==> flow/design.v <==
module adder_floating_point(
							input logic signed [31:0]  operand_normalized_ieee_a , operand_normalized_ieee_b , 
							output logic signed [31:0]  final_sum , 
							output logic zero ,
							output logic overflow ,
							output logic underflow ,
							input logic op 
							);
logic carrynan;
logic signed [24:0]  fraction_a , fraction_b ; 
logic signed [24:0] sum ; 
logic [7:0] exponent_a , exponent_b , positive_difference , biggest_exponent;
logic signB;
always_comb
	begin
	sum = 0;
	carrynan = 0;
	overflow = 0;
	underflow = 0;
	signB=op^operand_normalized_ieee_b[31];
		fraction_a [22:0] = operand_normalized_ieee_a [22:0] ;
		fraction_a[23] = 1 ;
		fraction_a[24] = 0 ;
		exponent_a = operand_normalized_ieee_a [30:23] ;
		fraction_b [22:0] = operand_normalized_ieee_b [22:0] ;
		fraction_b[23] = 1 ;
		fraction_b[24] = 0 ;
		exponent_b = operand_normalized_ieee_b [30:23] ;
	if(exponent_a >= exponent_b)
		begin	
			positive_difference = exponent_a - exponent_b;
			fraction_b >>>= positive_difference ;
			biggest_exponent = exponent_a ; 
		end
	else 
		begin
			positive_difference = exponent_b - exponent_a;
			fraction_a>>>= positive_difference ;
			biggest_exponent = exponent_b;
		end
		if (&exponent_a & ~&exponent_b)
			final_sum = operand_normalized_ieee_a ;
		else if (&exponent_b & ~&exponent_a)
			begin	
			final_sum[30:0] = operand_normalized_ieee_b[30:0] ;
			final_sum[31] = signB ;
			end
		else if (&exponent_a & &exponent_b )
			begin
					if (operand_normalized_ieee_a[31] != signB)
							final_sum = 32'b01111111100000000000000000000001 ;
						else 
							begin
								{carrynan,final_sum[22:0]} = fraction_a + fraction_b ;
								final_sum[31] = operand_normalized_ieee_a[31];
								final_sum [30:23] = biggest_exponent ;
								if(carrynan)
									final_sum = 32'b01111111100000000000000000000001 ;
							end
			end
		else if ((operand_normalized_ieee_a==0)&(operand_normalized_ieee_b==0))
						final_sum = 32'b0;
		else if ((~&exponent_a & ~&exponent_b) & (operand_normalized_ieee_a[22:0] == operand_normalized_ieee_b[22:0]) & (operand_normalized_ieee_a[31] != signB) & (exponent_a == exponent_b) )
						final_sum = 32'b0;
			else
				begin
if(operand_normalized_ieee_a[31]==signB)
begin
		sum = fraction_a + fraction_b;	
		final_sum[31]=operand_normalized_ieee_a[31];
		if (sum[24] == 1 )
		begin
			biggest_exponent= biggest_exponent + 1 ;
			sum=sum>>1;
end					
end
else
if (exponent_a > exponent_b)
begin
			sum = fraction_a - fraction_b;	
      final_sum[31]=operand_normalized_ieee_a[31];
end
else if (exponent_a < exponent_b)
  begin
		sum = fraction_b - fraction_a;	
final_sum[31]=signB;
end
else if (fraction_a>=fraction_b)
  begin
		sum=fraction_a - fraction_b;
    final_sum[31]=operand_normalized_ieee_a[31];
end
else
  begin
		sum=fraction_b - fraction_a;
	final_sum[31]=signB;
	end
        if (sum[23]==0)
        for(int i =0 ; i<=23;i=i+1)	
        begin
          if(sum[23]==0)
          begin
            if (biggest_exponent>=1) 
            begin	
            biggest_exponent=biggest_exponent-1;
            sum=sum<<1;
            end
          end
        end
 if (sum[24] == 1 )
		begin
			biggest_exponent= biggest_exponent + 1 ;
			sum=sum>>1;
			end     
final_sum[30:23]=biggest_exponent;
final_sum[22:0]=sum[22:0];
		end
if (biggest_exponent == 0)
			begin
			underflow = 1 ; 
			end
else if (biggest_exponent > 8'd254)
			begin
			overflow = 1 ;
			end
zero = (~|final_sum);
end
endmodule
module fp_adder_top (
    input  logic        clk,
    input  logic        rst,
    input  logic        start,
    input  logic [31:0] operand_normalized_ieee_a,
    input  logic [31:0] operand_normalized_ieee_b,
    input  logic        op,
    output logic [31:0] final_sum,
    output logic        finish,
    output logic        zero,
    output logic        overflow,
    output logic        underflow
);
  logic [31:0] a_q, b_q;
  logic        op_q, valid_q;
  logic [31:0] sum_d;
  logic        zero_d, overflow_d, underflow_d;
  always_ff @(posedge clk) begin
    a_q  <= operand_normalized_ieee_a;
    b_q  <= operand_normalized_ieee_b;
    op_q <= op;
    if (rst) valid_q <= 1'b0;
    else     valid_q <= start;
  end
  adder_floating_point u_add (
      .operand_normalized_ieee_a(a_q),
      .operand_normalized_ieee_b(b_q),
      .final_sum(sum_d),
      .zero(zero_d),
      .overflow(overflow_d),
      .underflow(underflow_d),
      .op(op_q)
  );
  always_ff @(posedge clk) begin
    final_sum <= sum_d;
    zero      <= zero_d;
    overflow  <= overflow_d;
    underflow <= underflow_d;
    if (rst) finish <= 1'b0;
    else     finish <= valid_q;
  end
endmodule
# From RTL to reports: fp_adder_top
# What the tools print for fp_adder_top, step after step.
# Lines are those of the file above, counted from 1.
# Library cell names are shortened.
# Not given: n/a
# setup
top	fp_adder_top
clk_port	clk
cell_library	sky130hd
lib_corner	tt_025C_1v80

# After elaboration
# Source: Yosys, flattened and elaborated, memories not mapped. Widths are those after wreduce; folded enables and synchronous resets count as part of the registers. Registers that Yosys merges into a memory's read port (data or address) are not register bits. Print and check cells do not count. Equal cells are merged and count once.
# word_totals
reg_bits	102
inputBits	68
out_inout_bits	36
wordCells	518
# classes
addsub	31
cmp	29
equal	4
n_shift	2
n_mux	425
bitwise	9
n_reduce_logical	9
# op_table
operator	count
25-bit two-way mux	202
8-bit two-way mux	206
8-bit by 1-bit subtractor with 8-bit output (second input constant)	24
8-bit by 1-bit >= comparator with 1-bit output (second input constant)	24
32-bit two-way mux	5
32-bit logical NOT	2
25-bit subtractor	2
25-bit by 8-bit >>> shifter with 25-bit output	2
23-bit two-way mux	2
32-bit OR reduction	1
31-bit two-way mux	1
25-bit adder	1
25-bit >= comparator	1
24-bit two-way mux	1
23-bit == test	1
8-bit by 1-bit adder with 8-bit output (second input constant)	2
8-bit subtractor	2
8-bit AND reduction	2
1-bit bitwise AND	8
8-bit >= comparator	1
8-bit > comparator	1
8-bit less-than comparator	1
8-bit > comparator (second input constant)	1
8-bit == test	1
8-bit logical NOT	1
1-bit two-way mux	8
1-bit logical NOT	3
1-bit == test	1
# Not listed: further kinds 2, cells in them 2.

# Longest topological paths
# Yosys ltp: most cells in a row. Word level: on the elaborated netlist, between registers, memories and ports. Mapped: between sequential cells and ports; inverters and the memories' decode and read muxes count.
# depth
word_depth	235
ABC_AREA	0
mapped_depth	210

# Synthesis result
# The flow's flattened synthesis, as Yosys stat reports it; memories are mapped. The netlist is that of the ABC_AREA named above (0 if unset); the other value can give another one.
# The area totals of this step are shown rounded.
# by_type
cell	count
mux2i_1	295
dfxtp_1	102
a21oi_1	390
nand2_1	518
nor2_1	498
ha_1	135
o21ai_0	278
xnor2_1	104
mux2_2	75
inv_1	172
nor3_1	122
nand3_1	97
clkbuf_1	112
a211oi_1	54
o211ai_1	46
a31oi_1	55
nand4_1	51
a21o_1	42
# Other cell types: 162; their cells: 1300.
# mapped
mapped_cells	4446
synth_area_um2	30800
flip_flops	102
# By module: a second synthesis without flattening, with its own total; a netlist apart from the flattened one above.
# unflattened
cells_unflattened	4389
area_unflattened_um2	29700
# Rows give one instance, submodules left out.
# modules
mod	instances	n_cells	area_um2	mod_seq_area_um2
adder_floating_point	1	4285	27600	0.0
fp_adder_top	1	104	2050	2040

# Timing after synthesis
# Source: OpenSTA report_checks on the synthesized netlist (no wires, ideal clock, input and output delay 20% of the period each), path of least setup slack; recovery checks are left aside. Register names are those of the netlist, which keeps one name where synthesis merged equal registers.
# synth_path
kind	register to register
from	register a_q[26]
to	register zero
period_ps	40000
setup_time_ps	88
t_first_pin_ps	0
arrival_ps	43340
path_slack_ps	-3427
delay_ps	43428
stages	200
n_path_buf	21
period_less_setup_slack_ps	43427
# "delay_ps" = arrival - input delay + setup time.
# "stages": output pins that drive a net of the path, with the launching flip-flop's if there is one; two outputs of one cell count as two.
# "period_less_setup_slack_ps" = period - worst setup slack (recovery checks aside). The figure is calculated, with input and output delays left at 20% of the set period.
# The rows between start and end are the longest chain of elaborated cells between them; the timing report does not say that the signal goes this way. Where chains are equally long, one stands for them.
# Each line given opens the expression or statement behind the cell; cells for indexed reads and writes are added by Yosys, which also makes memories of some case tables.
# synth_between
path_cell_list	dfxtp_1 > clkbuf_1 > inv_1 > ha_1 > a21oi_2 > a31oi_2 > nor2_2 > clkbuf_1 > buf_1 > clkbuf_1 > mux2i_1 > o211ai_1 > o21ai_0 > nor2_1 > a21oi_1 > a211oi_1 > o21bai_1 > o21ai_0 > (+164 left out) > o2111ai_1 > o41ai_4 > xnor2_1 > inv_1 > ha_1 > nor3_1 > o211ai_2 > and4bb_1 > nor2_2 > xnor2_1 > a21oi_1 > ha_1 > nand2_1 > xnor2_1 > a2111oi_0 > nor4bb_1 > nand4b_1 > nor4_2
elab_chain_cells	235
# synth_lines
item	line_no	text
start: declaration	142	logic [31:0] a_q, b_q;
start: assignment	147	a_q  <= operand_normalized_ieee_a;
8-bit subtractor	37	positive_difference = exponent_b - exponent_a;
25-bit by 8-bit >>> shifter with 25-bit output	38	fraction_a>>>= positive_difference ;
25-bit two-way mux	29	if(exponent_a >= exponent_b)
25-bit adder	69	sum = fraction_a + fraction_b;
8-bit two-way mux	71	if (sum[24] == 1 )
8-bit two-way mux	67	if(operand_normalized_ieee_a[31]==signB)
8-bit two-way mux	63	else if ((~&exponent_a & ~&exponent_b) & (operand_normalized_ieee_a[22:0] == operand_normalized_ieee_b[22:0]) ...
(+221 left out)	n/a
8-bit two-way mux	63
32-bit two-way mux	61	else if ((operand_normalized_ieee_a==0)&(operand_normalized_ieee_b==0))
32-bit two-way mux	48	else if (&exponent_a & &exponent_b )
31-bit two-way mux	43	else if (&exponent_b & ~&exponent_a)
32-bit two-way mux	41	if (&exponent_a & ~&exponent_b)
32-bit OR reduction	126	zero = (~|final_sum);
1-bit logical NOT	126
end: assignment	164	zero      <= zero_d;
end: declaration	138	output logic        zero,

# Timing after layout
# From the final timing report of flow run 1: the path of least setup slack in the routed layout; clock arrival at registers is part of the times.
# The report prints the path's times to 10 ps; the period is as set.
# layout_path
kind	register to register
from	register b_q[23]
to	register zero
period_ps	40000
setup_time_ps	110
t_first_pin_ps	350
arrival_ps	38510
path_slack_ps	1730
stages	187
n_path_buf	7
# layout_between
path_cell_list	dfxtp_2 > inv_1 > ha_1 > fa_1 > and2b_2 > o21ai_0 > nand2b_1 > a21o_1 > a21oi_2 > xnor2_1 > nor3_1 > a311oi_1 > a21o_2 > buf_4 > nor2_1 > a21oi_2 > a211oi_2 > o21bai_2 > (+151 left out) > ha_1 > inv_1 > o2111ai_4 > o41ai_4 > buf_6 > mux2_4 > ha_1 > nor3_2 > o211ai_2 > nand4bb_1 > buf_4 > o21a_4 > nor4_2 > mux2i_1 > a22oi_1 > nor3_1 > o2111ai_1 > nor4_2
# layout_lines
item	line_no	text
start: declaration	142	logic [31:0] a_q, b_q;
start: assignment	148	b_q  <= operand_normalized_ieee_b;
end: assignment	164	zero      <= zero_d;
end: declaration	138	output logic        zero,
# Chain of elaborated cells between the ends: none given.
# Nets of the timed path that keep an RTL name, with a line that drives or declares them; the list need not be complete.
# layout_nets
net	line_no	text
sum_d[13]	41	if (&exponent_a & ~&exponent_b)

Subject: fp_adder_top on sky130hd, stored results

Hello all,

fp_adder_top through Yosys and OpenROAD on sky130hd: 3 stored runs, unordered, with their settings and measured results. The constraints put input and output delay at 20% of the set period each and load the outputs with 0.01 pF.
By "period_reached_ps" is meant the clock period of the run minus its worst setup slack. This is arithmetic on one report: input and output delays are still those of the set period (20% each).
"critical_path_time_ps" means the part of the period allowed to the worst setup path (the constraints hold back 20% at inputs and 20% at outputs) less its slack; where the path has registers, the arrival times of their clocks count too.
"critical_path_time_ps" is known to 10 ps.
The measured numbers are rounded.

Flow run 1, flow files:
==> flow/run.sh <==
#!/bin/bash
# the make line also repeats the synthesis and layout settings of config.mk as NAME=value (left out here)
make -C /OpenROAD-flow-scripts/flow DESIGN_CONFIG=/design/flow/config.mk WORK_HOME=/design/flow/orfs CLKGATE_MAP_FILE= finish
==> flow/config.mk <==
export PLATFORM = sky130hd
export DESIGN_NAME = fp_adder_top
export DESIGN_NICKNAME = fp_adder_top
export VERILOG_FILES = /design/flow/design.v
export SDC_FILE = /design/flow/constraint.sdc
export NUM_CORES = 4
export LEC_CHECK = 0
export CAP_MARGIN = 20
export CORE_MARGIN = 2
export CORE_UTILIZATION = 40
export SLEW_MARGIN = 20
==> flow/constraint.sdc <==
create_clock -name core_clock -period 40.0 [get_ports {clk}]
set_input_delay 8.0000 -clock core_clock [delete_from_list [all_inputs] [get_ports {clk}]]
set_output_delay 8.0000 -clock core_clock [all_outputs]
set_load 0.01 [all_outputs]

==> results of flow run 1, as CSV <==
result,value
yosys_chip_area_um2,30800
critical_path_time_ps,38270
worst_path_kind,"register to register"
finalCellArea_um2,35000
setup_worst_slack_ps,1730
period_reached_ps,38273
die_area_um2,79100

Flow run 2, flow files:
==> flow/run.sh <==
#!/bin/bash
# the make line also repeats the synthesis and layout settings of config.mk as NAME=value (left out here)
make -C /OpenROAD-flow-scripts/flow DESIGN_CONFIG=/design/flow/config.mk WORK_HOME=/design/flow/orfs CLKGATE_MAP_FILE= finish
==> flow/config.mk <==
export PLATFORM = sky130hd
export DESIGN_NAME = fp_adder_top
export DESIGN_NICKNAME = fp_adder_top
export VERILOG_FILES = /design/flow/design.v
export SDC_FILE = /design/flow/constraint.sdc
export NUM_CORES = 4
export LEC_CHECK = 0
export ABC_AREA = 1
export CAP_MARGIN = 20
export CELL_PAD_IN_SITES_GLOBAL_PLACEMENT = 2
export CORE_ASPECT_RATIO = 1.14
export CORE_MARGIN = 4
export CORE_UTILIZATION = 40
export CTS_CLUSTER_DIAMETER = 319
export CTS_CLUSTER_SIZE = 10
export GPL_ROUTABILITY_DRIVEN = 0
export GPL_TIMING_DRIVEN = 0
export HOLD_SLACK_MARGIN = 0.12
export MAX_ROUTING_LAYER = met4
export MIN_ROUTING_LAYER = met1
export PLACE_DENSITY = 0.38
export SLEW_MARGIN = 30
export TNS_END_PERCENT = 75
==> flow/constraint.sdc <==
create_clock -name core_clock -period 40.0 [get_ports {clk}]
set_input_delay 8.0000 -clock core_clock [delete_from_list [all_inputs] [get_ports {clk}]]
set_output_delay 8.0000 -clock core_clock [all_outputs]
set_load 0.01 [all_outputs]

==> results of flow run 2, as CSV <==
result,value
setup_worst_slack_ps,4150
yosys_chip_area_um2,27100
die_area_um2,72000
period_reached_ps,35854
critical_path_time_ps,35850
worst_path_kind,"register to register"
finalCellArea_um2,29500

Flow run 3, flow files:
==> flow/run.sh <==
#!/bin/bash
# the make line also repeats the synthesis and layout settings of config.mk as NAME=value (left out here)
make -C /OpenROAD-flow-scripts/flow DESIGN_CONFIG=/design/flow/config.mk WORK_HOME=/design/flow/orfs CLKGATE_MAP_FILE= finish
==> flow/config.mk <==
export PLATFORM = sky130hd
export DESIGN_NAME = fp_adder_top
export DESIGN_NICKNAME = fp_adder_top
export VERILOG_FILES = /design/flow/design.v
export SDC_FILE = /design/flow/constraint.sdc
export NUM_CORES = 4
export LEC_CHECK = 0
export ABC_AREA = 1
export CAP_MARGIN = 20
export CELL_PAD_IN_SITES_GLOBAL_PLACEMENT = 2
export CORE_ASPECT_RATIO = 1.14
export CORE_MARGIN = 2
export CORE_UTILIZATION = 40
export CTS_CLUSTER_DIAMETER = 319
export GPL_ROUTABILITY_DRIVEN = 1
export GPL_TIMING_DRIVEN = 1
export HOLD_SLACK_MARGIN = 0.12
export MIN_ROUTING_LAYER = met1
export SLEW_MARGIN = 30
export TNS_END_PERCENT = 75
==> flow/constraint.sdc <==
create_clock -name core_clock -period 40.0 [get_ports {clk}]
set_input_delay 8.0000 -clock core_clock [delete_from_list [all_inputs] [get_ports {clk}]]
set_output_delay 8.0000 -clock core_clock [all_outputs]
set_load 0.01 [all_outputs]

==> results of flow run 3, as CSV <==
result,value
yosys_chip_area_um2,27100
period_reached_ps,35695
die_area_um2,69900
critical_path_time_ps,35690
worst_path_kind,"register to register"
setup_worst_slack_ps,4310
finalCellArea_um2,29100

Thanks
